==> flow/design.v <==
`timescale 100fs/100fs
module serial
    (  
      input  clk  
    , input  reset  
    , input  enable  
    , input  can_send
    , input [7:0] data_in
    , input  in_stb
    , output wire [7:0] data_out
    , output wire  out_stb
    );
  wire [8:0] c_ds_app_arg;
  wire  c_ds_app_arg_0;
  reg [5:0] maybeToBoola_c_ds_app_arg;
  wire [7:0] c_ds_app_arg_1;
  wire [6:0] result_0;
  wire [7:0] a;
  wire [12:0] result_1;
  reg [6:0] result_2;
  wire [6:0] c_case_alt;
  reg [6:0] c_case_alt_0;
  wire [1:0] dir;
  wire [6:0] c_case_alt_1;
  wire [6:0] c_case_alt_2;
  wire [6:0] c_case_alt_3;
  wire [3:0] a1;
  reg [4:0] inp_n;
  wire signed [63:0] c_inp_n_app_arg;
  reg [5:0] c_app_arg;
  wire [5:0] c_case_alt_4;
  reg [5:0] c_case_alt_5;
  reg [5:0] c_case_alt_6;
  wire [0:0] ctr;
  wire [1:0] ctr_0;
  wire [2:0] ctr_1;
  reg [5:0] result_3;
  reg [5:0] c_case_alt_7;
  reg [5:0] c_case_alt_8;
  reg [5:0] c_case_alt_9;
  wire [20:0] c_case_scrut;
  wire signed [63:0] wild;
  wire signed [63:0] c_wild_app_arg;
  wire  c_ds_app_arg_2;
  reg [31:0] maybeToBoola_c_ds_app_arg_0;
  wire [5:0] c_ds_app_arg_3;
  wire [32:0] result_4;
  wire [5:0] a_0;
  wire signed [63:0] c_r_app_arg;
  wire [15:0] result_5;
  wire signed [63:0] c_ds1_app_arg;
  wire [16:0] r;
  wire [15:0] result_6;
  wire signed [63:0] c_r_app_arg_0;
  wire [15:0] result_7;
  reg [32:0] c_app_arg_0;
  wire [64:0] result_8;
  wire [15:0] x;
  wire [15:0] y;
  wire [3:0] n;
  wire [3:0] n_0;
  wire [3:0] n_1;
  reg [31:0] ds1;
  wire [16:0] r_0;
  wire [16:0] r_1;
  reg [36:0] maybeToBoola_c_ds_app_arg_1;
  wire [8:0] result_9;
  wire [45:0] c_case_alt_10;
  wire [8:0] c_app_arg_1;
  wire [8:0] c_case_alt_11;
  wire [7:0] result_10;
  wire signed [63:0] c_app_arg_2;
  wire signed [63:0] c_app_arg_3;
  wire [31:0] a_1;
  wire [3:0] c_app_arg_4;
  wire [4:0] z;
  wire [3:0] result_11;
  wire [3:0] digitIdx;
  wire [32:0] c_app_arg_5;
  wire [31:0] n_2;
  wire [32:0] number;
  reg [265:0] maybeToBoola_c_ds_app_arg_2;
  wire [8:0] result_12;
  wire signed [63:0] c_wild3_app_arg;
  wire [255:0] result_13;
  wire [255:0] c_app_arg_6;
  wire [4:0] c_app_arg_7;
  wire [4:0] c_app_arg_8;
  wire signed [63:0] c_wild3_app_arg_0;
  wire [7:0] result_14;
  wire [8:0] c_app_arg_9;
  wire [274:0] result_15;
  wire  canSend;
  wire [7:0] a_2;
  wire signed [63:0] wild3;
  wire signed [63:0] wild3_0;
  wire  doSend;
  wire [4:0] readPointer1;
  wire [4:0] writePointer1;
  wire [255:0] memory1;
  wire [7:0] a1_0;
  wire [9:0] eta;
  wire [7:0] c_bv;
  wire signed [63:0] result_selection_res;
  wire [0:0] c_case_alt_selection_9;
  wire [16:0] c_bv_0;
  wire [16:0] c_bv_1;
  wire [16:0] c_bv_2;
  wire [31:0] c_i_29;
  wire [31:0] c_i_31;
  wire [8:0] result;
  assign eta = {can_send,   data_in,   in_stb};
  assign c_ds_app_arg = eta[0:0] ? {1'b1,eta[8:1]} : {1'b0,8'bxxxxxxxx};
  assign c_ds_app_arg_0 = c_ds_app_arg[8:8] ? 1'b1 : 1'b0;
  always @(posedge clk or  posedge  reset) begin : maybeToBoola_c_ds_app_arg_register
    if ( reset) begin
      maybeToBoola_c_ds_app_arg <= {3'b000,1'd1,2'bxx};
    end else if (c_ds_app_arg_0) begin
      maybeToBoola_c_ds_app_arg <= result_1[12:7];
    end
  end
  assign c_ds_app_arg_1 = c_ds_app_arg[8:8] ? a : 8'b00000111;
  assign result_0 = result_1[6:0];
  assign a = c_ds_app_arg[7:0];
  assign result_1 = {c_app_arg,   result_2};
  always @(*) begin
    case(maybeToBoola_c_ds_app_arg[5:3])
      3'b100 : result_2 = c_case_alt_0;
      3'b101 : result_2 = c_case_alt;
      default : result_2 = {1'b0,6'bxxxxxx};
    endcase
  end
  assign c_case_alt = inp_n[4:4] ? {1'b1,{2'b11,4'bxxxx}} : {1'b0,6'bxxxxxx};
  always @(*) begin
    case(dir)
      2'b00 : c_case_alt_0 = c_case_alt_3;
      2'b01 : c_case_alt_0 = c_case_alt_2;
      default : c_case_alt_0 = c_case_alt_1;
    endcase
  end
  assign dir = maybeToBoola_c_ds_app_arg[2:1];
  assign c_case_alt_1 = inp_n[4:4] ? {1'b1,{2'b10,a1}} : {1'b0,6'bxxxxxx};
  assign c_case_alt_2 = inp_n[4:4] ? {1'b1,{2'b01,a1}} : {1'b0,6'bxxxxxx};
  assign c_case_alt_3 = inp_n[4:4] ? {1'b1,{2'b00,a1}} : {1'b0,6'bxxxxxx};
  assign a1 = inp_n[3:0];
  always @(*) begin
    case(c_ds_app_arg_1)
      8'b00000111 : inp_n = {1'b0,4'bxxxx};
      default : inp_n = {1'b1,$unsigned(c_inp_n_app_arg[0+:4])};
    endcase
  end
  assign c_bv = (c_ds_app_arg_1 & 8'b00001111);
  assign c_inp_n_app_arg = $unsigned({{(64-8) {1'b0}},c_bv});
  always @(*) begin
    case(maybeToBoola_c_ds_app_arg[5:3])
      3'b000 : c_app_arg = result_3;
      3'b001 : c_app_arg = c_case_alt_6;
      3'b010 : c_app_arg = c_case_alt_5;
      3'b011 : c_app_arg = c_case_alt_4;
      3'b100 : c_app_arg = {3'b000,1'd0,2'bxx};
      3'b101 : c_app_arg = {3'b110,3'bxxx};
      default : c_app_arg = {3'b110,3'bxxx};
    endcase
  end
  assign c_case_alt_4 = ctr ? {3'b011,ctr - 1'd1,2'bxx} : {3'b100,2'd1,1'bx};
  always @(*) begin
    case(ctr_0)
      2'd0 : c_case_alt_5 = {3'b100,2'd2,1'bx};
      default : c_case_alt_5 = {3'b010,ctr_0 - 2'd1,1'bx};
    endcase
  end
  always @(*) begin
    case(ctr_1)
      3'd0 : c_case_alt_6 = {3'b100,2'd0,1'bx};
      default : c_case_alt_6 = {3'b001,ctr_1 - 3'd1};
    endcase
  end
  assign ctr = maybeToBoola_c_ds_app_arg[2:2];
  assign ctr_0 = maybeToBoola_c_ds_app_arg[2:1];
  assign ctr_1 = maybeToBoola_c_ds_app_arg[2:0];
  assign result_selection_res = (($unsigned(wild)) <= 64'd1114111) ? 64'sd1 : 64'sd0;
  always @(*) begin
    case(result_selection_res)
      64'sd1 : result_3 = c_case_alt_7;
      default : result_3 = {6 {1'bx}};
    endcase
  end
  assign c_case_alt_selection_9 = maybeToBoola_c_ds_app_arg[2:2];
  always @(*) begin
    case(c_case_alt_selection_9)
      1'd0 : c_case_alt_7 = c_case_alt_9;
      1'd1 : c_case_alt_7 = c_case_alt_8;
      default : c_case_alt_7 = {6 {1'bx}};
    endcase
  end
  always @(*) begin
    case(c_case_scrut)
      21'd10 : c_case_alt_8 = {3'b101,3'bxxx};
      21'd100 : c_case_alt_8 = {3'b010,2'd3,1'bx};
      21'd102 : c_case_alt_8 = {3'b001,3'd6};
      21'd117 : c_case_alt_8 = {3'b011,1'd1,2'bxx};
      default : c_case_alt_8 = {6 {1'bx}};
    endcase
  end
  always @(*) begin
    case(c_case_scrut)
      21'd10 : c_case_alt_9 = {3'b000,1'd1,2'bxx};
      default : c_case_alt_9 = {6 {1'bx}};
    endcase
  end
  assign c_case_scrut = $unsigned(wild[0+:21]);
  assign wild = $signed(c_wild_app_arg);
  assign c_wild_app_arg = $unsigned({{(64-8) {1'b0}},c_ds_app_arg_1});
  assign c_ds_app_arg_2 = result_0[6:6] ? 1'b1 : 1'b0;
  always @(posedge clk or  posedge  reset) begin : maybeToBoola_c_ds_app_arg_0_register
    if ( reset) begin
      maybeToBoola_c_ds_app_arg_0 <= {16'd0,   16'd0};
    end else if (c_ds_app_arg_2) begin
      maybeToBoola_c_ds_app_arg_0 <= result_8[64:33];
    end
  end
  assign c_ds_app_arg_3 = result_0[6:6] ? a_0 : {2'b00,4'd0};
  assign result_4 = result_8[32:0];
  assign a_0 = result_0[5:0];
  assign c_r_app_arg = $unsigned({{(64-4) {1'b0}},n});
  assign c_bv_0 = (r_0);
  assign result_5 = (( c_bv_0[17-1] ) == 1'b0) ? (r_0[0+:16]) : 16'd65535;
  assign c_ds1_app_arg = $unsigned({{(64-4) {1'b0}},n_1});
  assign r =  y - ($unsigned(c_ds1_app_arg[0+:16]));
  assign c_bv_1 = (r);
  assign result_6 = (( c_bv_1[17-1] ) == 1'b0) ? (r[0+:16]) : (16'd0);
  assign c_r_app_arg_0 = $unsigned({{(64-4) {1'b0}},n_0});
  assign c_bv_2 = (r_1);
  assign result_7 = (( c_bv_2[17-1] ) == 1'b0) ? (r_1[0+:16]) : 16'd65535;
  always @(*) begin
    case(c_ds_app_arg_3[5:4])
      2'b11 : c_app_arg_0 = {1'b1,({{(32-16) {1'b0}},x}) * ({{(32-16) {1'b0}},y})};
      default : c_app_arg_0 = {1'b0,32'bxxxxxxxxxxxxxxxxxxxxxxxxxxxxxxxx};
    endcase
  end
  assign result_8 = {{ds1[31:16],   ds1[15:0]},
                     c_app_arg_0};
  assign x = maybeToBoola_c_ds_app_arg_0[31:16];
  assign y = maybeToBoola_c_ds_app_arg_0[15:0];
  assign n = c_ds_app_arg_3[3:0];
  assign n_0 = c_ds_app_arg_3[3:0];
  assign n_1 = c_ds_app_arg_3[3:0];
  always @(*) begin
    case(c_ds_app_arg_3[5:4])
      2'b00 : ds1 = {result_5,   y};
      2'b01 : ds1 = {x,   result_6};
      2'b10 : ds1 = {x,   result_7};
      default : ds1 = maybeToBoola_c_ds_app_arg_0;
    endcase
  end
  assign r_0 = x + ($unsigned(c_r_app_arg[0+:16]));
  assign r_1 = y + ($unsigned(c_r_app_arg_0[0+:16]));
  always @(posedge clk or  posedge  reset) begin : maybeToBoola_c_ds_app_arg_1_register
    if ( reset) begin
      maybeToBoola_c_ds_app_arg_1 <= {{1'b0,32'bxxxxxxxxxxxxxxxxxxxxxxxxxxxxxxxx},   4'd0};
    end else if (enable) begin
      maybeToBoola_c_ds_app_arg_1 <= c_case_alt_10[45:9];
    end
  end
  assign result_9 = c_case_alt_10[8:0];
  assign c_case_alt_10 = {{c_app_arg_5,
                           c_app_arg_4},   c_app_arg_1};
  assign c_app_arg_1 = (digitIdx < 4'd8) ? c_case_alt_11 : {1'b0,8'bxxxxxxxx};
  assign c_case_alt_11 = number[32:32] ? {1'b1,result_10} : {1'b0,8'bxxxxxxxx};
  assign result_10 = (a_1 <= 32'd9) ? ($unsigned(c_app_arg_2[0+:8])) : ($unsigned(c_app_arg_3[0+:8]));
  assign c_i_29 = (32'd48 | a_1);
  assign c_app_arg_2 = $unsigned({{(64-32) {1'b0}},c_i_29});
  assign c_i_31 = (a_1 + 32'd87);
  assign c_app_arg_3 = $unsigned({{(64-32) {1'b0}},c_i_31});
  assign a_1 = n_2 >> (64'sd28);
  assign c_app_arg_4 = number[32:32] ? result_11 : 4'd0;
  assign z = digitIdx + 4'd1;
  assign result_11 = (z > 5'd8) ? 4'd8 : (z[0+:4]);
  assign digitIdx = maybeToBoola_c_ds_app_arg_1[3:0];
  assign c_app_arg_5 = number[32:32] ? {1'b1,n_2 << (64'sd4)} : result_4;
  assign n_2 = number[31:0];
  assign number = maybeToBoola_c_ds_app_arg_1[36:4];
  always @(posedge clk or  posedge  reset) begin : maybeToBoola_c_ds_app_arg_2_register
    if ( reset) begin
      maybeToBoola_c_ds_app_arg_2 <= {{8'b00000001,   8'b00000001,   8'b00000001,   8'b00000001,   8'b00000001,
    8'b00000001,   8'b00000001,   8'b00000001,   8'b00000001,   8'b00000001,
    8'b00000001,   8'b00000001,   8'b00000001,   8'b00000001,   8'b00000001,
    8'b00000001,   8'b00000001,   8'b00000001,   8'b00000001,   8'b00000001,
    8'b00000001,   8'b00000001,   8'b00000001,   8'b00000001,   8'b00000001,
    8'b00000001,   8'b00000001,   8'b00000001,   8'b00000001,   8'b00000001,
    8'b00000001,   8'b00000001},   5'd0,   5'd0};
    end else if (enable) begin
      maybeToBoola_c_ds_app_arg_2 <= result_15[274:9];
    end
  end
  assign result_12 = result_15[8:0];
  assign c_wild3_app_arg = $unsigned({{(64-5) {1'b0}},writePointer1});
  genvar i;
  generate
  for (i=0;i<32;i=i+1) begin : vector_replace
    assign result_13[(31-i)*8+:8] = (wild3) == i ? a_2 : memory1[(31-i)*8+:8];
  end
  endgenerate
  assign c_app_arg_6 = result_9[8:8] ? result_13 : memory1;
  assign c_app_arg_7 = result_9[8:8] ? (writePointer1 + 5'd1) : writePointer1;
  assign c_app_arg_8 = doSend ? (readPointer1 + 5'd1) : readPointer1;
  assign c_wild3_app_arg_0 = $unsigned({{(64-5) {1'b0}},readPointer1});
  wire [7:0] vecArray [0:32-1];
  genvar i_0;
  generate
  for (i_0=0; i_0 < 32; i_0=i_0+1) begin : mk_array
    assign vecArray[(32-1)-i_0] = memory1[i_0*8+:8];
  end
  endgenerate
  assign result_14 = vecArray[(wild3_0)];
  assign c_app_arg_9 = doSend ? {1'b1,result_14} : {1'b0,8'bxxxxxxxx};
  assign result_15 = {{c_app_arg_6,
                       c_app_arg_7,   c_app_arg_8},   c_app_arg_9};
  assign canSend = eta[9:9];
  assign a_2 = result_9[7:0];
  assign wild3 = $signed(c_wild3_app_arg);
  assign wild3_0 = $signed(c_wild3_app_arg_0);
  assign doSend = canSend ? (writePointer1 > readPointer1) : 1'b0;
  assign readPointer1 = maybeToBoola_c_ds_app_arg_2[4:0];
  assign writePointer1 = maybeToBoola_c_ds_app_arg_2[9:5];
  assign memory1 = maybeToBoola_c_ds_app_arg_2[265:10];
  assign result = result_12[8:8] ? {a1_0,
                                    1'b1} : {{8 {1'bx}},   1'b0};
  assign a1_0 = result_12[7:0];
  assign data_out = result[8:1];
  assign out_stb = result[0:0];
endmodule
## From RTL to reports: serial

What the tools print for serial, step after step.
Line numbers count from 1 in the design file above.
Library cell names are shortened.
A cell with n/a has no value.

| design | value |
|---|---|
| design top | serial |
| clock input | clk |
| standard-cell library | sky130hd |
| timing corner | tt_025C_1v80 |

## Word level

Source: Yosys, flattened and elaborated. Widths are those after wreduce. Registers that Yosys merges into a memory's read port (data or address) are not register bits. Print and check cells do not count. Equal cells are merged and count once.

| storage and ports | value |
|---|---|
| register bits | 341 |
| input bits | 13 |
| output and inout bits | 9 |

| cells by class | value |
|---|---|
| $add $sub $neg | 10 |
| multipliers | 1 |
| $lt $le $gt $ge | 5 |
| equal/unequal tests | 77 |
| muxes and demuxes | 71 |
| bitwise logic cells | 4 |
| reduce/logical cells | 43 |

Operators by type and width:

| kind | count |
|---|---|
| 16-bit by 16-bit multiplier with 32-bit output | 1 |
| 8-bit two-way mux | 34 |
| 8-bit parallel mux with 32-bit select | 1 |
| 256-bit two-way mux | 1 |
| 5-bit == test with constant B | 32 |
| 3-bit AND reduction | 33 |
| 32-bit parallel mux with 3-bit select | 1 |
| 5-bit by 4-bit == test with 1-bit output with constant B | 16 |
| 33-bit two-way mux | 2 |
| 64-bit logical NOT | 1 |
| 16-bit two-way mux | 3 |
| 9-bit two-way mux | 5 |
| 5-bit by 3-bit == test with 1-bit output with constant B | 8 |
| 6-bit two-way mux | 6 |
| 16-bit by 4-bit adder with 17-bit output | 2 |
| 6-bit parallel mux with 5-bit select | 1 |
| 7-bit parallel mux with 2-bit select | 2 |
| 7-bit two-way mux | 4 |
| 8-bit by 7-bit == test with 1-bit output with constant B | 3 |
| 6-bit parallel mux with 4-bit select | 1 |
| 8-bit by 21-bit <= comparator with 1-bit output with constant B | 1 |
| 5-bit by 2-bit == test with 1-bit output with constant B | 4 |
| 16-bit by 4-bit subtractor with 17-bit output | 1 |
| 5-bit two-way mux | 3 |
| 6-bit parallel mux with 2-bit select | 1 |
| 5-bit by 1-bit adder with 5-bit output with constant B | 2 |
| 5-bit by 1-bit == test with 1-bit output with constant B | 2 |
| 4-bit by 7-bit adder with 8-bit output with constant B | 1 |

Not listed: further kinds 25, cells in them 39.

## Longest topological paths

Depth = most cells in a row (Yosys ltp): at word level without a register or memory, in the mapped netlist without a sequential cell, where the memories' decode and read muxes count.

| logic depth | value |
|---|---|
| depth after elaboration | 11 |
| ABC_AREA | 0 |
| gate-level depth with buffers | 25 |
| gate-level depth less buffers | 22 |

## Netlist

Yosys stat after the flow's synthesis: flattened, memories mapped to cells. It holds for the ABC_AREA given above (unset counts as 0); a run with the other value may have another netlist.
Totals and module areas in this step are rounded.

Cells by type:

| cell type | count | area in all (um2) |
|---|---|---|
| dfrtp_1 | 276 | 6.91E+03 |
| fa_1 | 197 | 3.94E+03 |
| ha_1 | 147 | 1.84E+03 |
| nand2_1 | 469 | 1.76E+03 |
| o21ai_0 | 292 | 1.46E+03 |
| inv_1 | 269 | 1.01E+03 |
| dfstp_2 | 33 | 867.082 |
| and2_1 | 125 | 782 |
| clkbuf_1 | 164 | 615.59 |
| mux2_2 | 43 | 484.214 |
| a21oi_1 | 88 | 440.422 |
| nor2_1 | 99 | 371.606 |
| a22o_1 | 29 | 253.994 |
| nand3_1 | 49 | 245.235 |
| a22oi_1 | 32 | 240.23 |
| xnor2_1 | 25 | 218.96 |
| mux2i_1 | 17 | 170.163 |
| nand4_1 | 26 | 162.656 |

Other cell types: 58; their cells: 312.

| synthesis totals | value |
|---|---|
| cell count | 2692 |
| chip area (Yosys) | 0.0242 mm2 |
| area of sequential cells | 0.00777 mm2 |
| mapped flip-flops | 309 |

## Path before layout

Source: OpenSTA report_checks on the synthesized netlist (no wires, ideal clock, input and output delay 20% of the period each), path of least setup slack; recovery checks are left aside. Register names are those of the netlist, which keeps one name where synthesis merged equal registers.

| timing path post-synthesis | value |
|---|---|
| path kind | reg2reg |
| start | reg maybeToBoola_c_ds_app_arg_0[7] |
| end | reg maybeToBoola_c_ds_app_arg_1[26] |
| clock period | 10.0 ns |
| launch time at the first pin | 0.000 ns |
| arrival | 6.118 ns |
| slack | 3.816 ns |
| delay of the path | 6.184 ns |
| stages on the path | 23 |
| synthesis period reached | 6.184 ns |

"delay of the path" = arrival - input delay + setup time.
"stages on the path" counts driving pins, that of a launching flip-flop among them; a cell with two outputs on the path counts twice.
"synthesis period reached" is the clock period less the worst setup slack; recovery checks do not enter. This is arithmetic on one report: input and output delays are still those of the set period (20% each).
Between the ends stands the longest chain of elaborated cells between them, by number of cells; it is not shown to be the way that was timed. Of several equally long chains one is given.
Each line given opens the expression or statement behind the cell; cells for indexed reads and writes are added by Yosys, which also makes memories of some case tables.

| between the ends, post-synthesis | value |
|---|---|
| cells stage by stage | dfrtp_1 > clkbuf_1 > clkbuf_1 > nand2_1 > fa_1 > inv_1 > fa_1 > inv_1 > fa_1 > inv_1 > fa_1 > fa_1 > inv_1 > fa_1 > inv_1 > ha_1 > clkbuf_1 > nand2_1 > or3_1 > o221ai_1 > a211oi_1 > a2111oi_0 > a221o_1 |
| cells in the longest elaborated chain | 3 |
| elaborated cells between the ends (all ways) | 3 |
| source lines of those cells | 3 |
| those cells by class | mul: 1; mux: 2 |

RTL lines, path post-synthesis:

| what | RTL line | RTL |
|---|---|---|
| from (decl) | 45 | `reg [31:0] maybeToBoola_c_ds_app_arg_0;` |
| from (assign) | 217 | `maybeToBoola_c_ds_app_arg_0 <= {16'd0,   16'd0};` |
| from (assign) | 219 | `maybeToBoola_c_ds_app_arg_0 <= result_8[64:33];` |
| 16-bit by 16-bit multiplier with 32-bit output | 237 | `2'b11 : c_app_arg_0 = {1'b1,({{(32-16) {1'b0}},x}) * ({{(32-16) {1'b0}},y})};` |
| 33-bit two-way mux | 236 | `case(c_ds_app_arg_3[5:4])` |
| 33-bit two-way mux | 280 | `assign c_app_arg_5 = number[32:32] ? {1'b1,n_2 << (64'sd4)} : result_4;` |
| to (assign) | 260 | `maybeToBoola_c_ds_app_arg_1 <= {{1'b0,32'bxxxxxxxxxxxxxxxxxxxxxxxxxxxxxxxx},   4'd0};` |
| to (assign) | 262 | `maybeToBoola_c_ds_app_arg_1 <= c_case_alt_10[45:9];` |
| to (decl) | 66 | `reg [36:0] maybeToBoola_c_ds_app_arg_1;` |

## Path in the finished layout

From the final timing report of run 1: the path of least setup slack in the routed layout; clock arrival at registers is part of the times.

| timing path after layout | value |
|---|---|
| path kind | reg2out |
| start | reg maybeToBoola_c_ds_app_arg_2[0] |
| end | out data_out[2] |
| clock period | 11.2 ns |
| launch time at the first pin | 0.56 ns |
| arrival | 5.82 ns |
| slack | 3.14 ns |
| stages on the path | 15 |

Between the ends stands the longest chain of elaborated cells between them, by number of cells; it is not shown to be the way that was timed. Of several equally long chains one is given.

| between the ends, after layout | value |
|---|---|
| cells stage by stage | dfrtp_1 > ha_1 > clkbuf_1 > clkbuf_1 > clkbuf_1 > and3_1 > ha_1 > buf_1 > a22oi_1 > nand4_1 > a311oi_1 > nand3_1 > a21oi_1 > a31oi_1 > clkdlybuf4s50_1 |
| cells in the longest elaborated chain | 4 |
| elaborated cells between the ends (all ways) | 37 |
| source lines of those cells | 4 |
| those cells by class | compare: 1; eq/ne: 31; mux: 4; reduce/logical: 1 |

RTL lines, path after layout:

| what | RTL line | RTL |
|---|---|---|
| from (decl) | 82 | `reg [265:0] maybeToBoola_c_ds_app_arg_2;` |
| from (assign) | 285 | `maybeToBoola_c_ds_app_arg_2 <= {{8'b00000001,   8'b00000001,   8'b00000001,   8'b00000001,   8'b00000001,` |
| from (assign) | 293 | `maybeToBoola_c_ds_app_arg_2 <= result_15[274:9];` |
| 5-bit > comparator | 323 | `assign doSend = canSend ? (writePointer1 > readPointer1) : 1'b0;` |
| 1-bit two-way mux | 323 |  |
| 9-bit two-way mux | 316 | `assign c_app_arg_9 = doSend ? {1'b1,result_14} : {1'b0,8'bxxxxxxxx};` |
| 9-bit two-way mux | 327 | `assign result = result_12[8:8] ? {a1_0,` |
| to (decl) | 10 | `, output wire [7:0] data_out` |

Subject: flow runs of serial

Hi,

Flow measurements of serial on sky130hd: 4 stored runs with different settings, listed in no order. Input and output delays are each 20% of the period that was set; the output load is 0.01 pF.
"period reached" means the clock period less the worst setup slack. The figure is calculated, with input and output delays left at 20% of the set period.
By "worst path time" is meant the share of the clock period that the worst setup path is allowed (20% is reserved at inputs, 20% at outputs), minus its slack. Clock arrival times at its registers enter into it.
"total power of the final layout" rests on the timing tool's default activity at the inputs, not on a simulated workload.
The measured numbers are rounded.
A setting shown as - is not set for that run.
A result given as - is not shown for that run.

| stored run | CELL_PAD_IN_SITES_GLOBAL_PLACEMENT | CORE_ASPECT_RATIO | CORE_UTILIZATION | GPL_ROUTABILITY_DRIVEN | GPL_TIMING_DRIVEN | MAX_ROUTING_LAYER | PLACE_DENSITY | TNS_END_PERCENT | period_ns | CAP_MARGIN | CORE_MARGIN | SLEW_MARGIN | CTS_CLUSTER_SIZE | HOLD_SLACK_MARGIN | MIN_ROUTING_LAYER | CELL_PAD_IN_SITES_DETAIL_PLACEMENT | PLACE_DENSITY_LB_ADDON | SETUP_SLACK_MARGIN | period reached (ns) | worst hold slack in the final report (ns) | total power of the final layout (W) | worst path time (ns) | class of the worst setup path | utilization in the final report (%) | setup slack of the worst path (ns) | die size (mm2) | chip area after synthesis (Yosys) (mm2) | setup TNS (ns) | standard-cell area after layout (mm2) |
|---|---|---|---|---|---|---|---|---|---|---|---|---|---|---|---|---|---|---|---|---|---|---|---|---|---|---|---|---|---|
| run 1 | 3 | 1.41 | 48 | 1 | 0 | met4 | 0.43 | 85 | 11.2 | 20 | 2 | 20 | - | - | - | - | - | - | 8.056 | 0.477 | 0.00379 | 5.82 | reg2out | 53.1 | 3.14 | 0.0522 | 0.0242 | 0.000 | 0.0264 |
| run 2 | - | 0.73 | 40 | 1 | - | met4 | 0.76 | 25 | 7.21 | 20 | 9 | 20 | 62 | 0.13 | met1 | - | - | - | 6.508 | 0.478 | 0.00546 | 6.51 | reg2reg | 43.8 | 0.702 | 0.0697 | 0.0242 | 0.000 | 0.026 |
| run 3 | 0 | 1.41 | 56 | 1 | 0 | met4 | - | 55 | 4.63 | 20 | 4 | 30 | 82 | - | - | 1 | 0.11 | - | - | - | - | - | - | - | - | - | - | - | - |
| run 4 | - | - | 40 | - | - | - | - | 40 | 10.0 | 20 | 2 | 20 | - | - | - | - | - | 2.19 | 6.665 | 0.473 | 0.00409 | 6.66 | reg2reg | 43.4 | 3.34 | 0.0624 | 0.0242 | 0.000 | 0.026 |

Run 3: no results, routing failed with GRT-0232

Regards
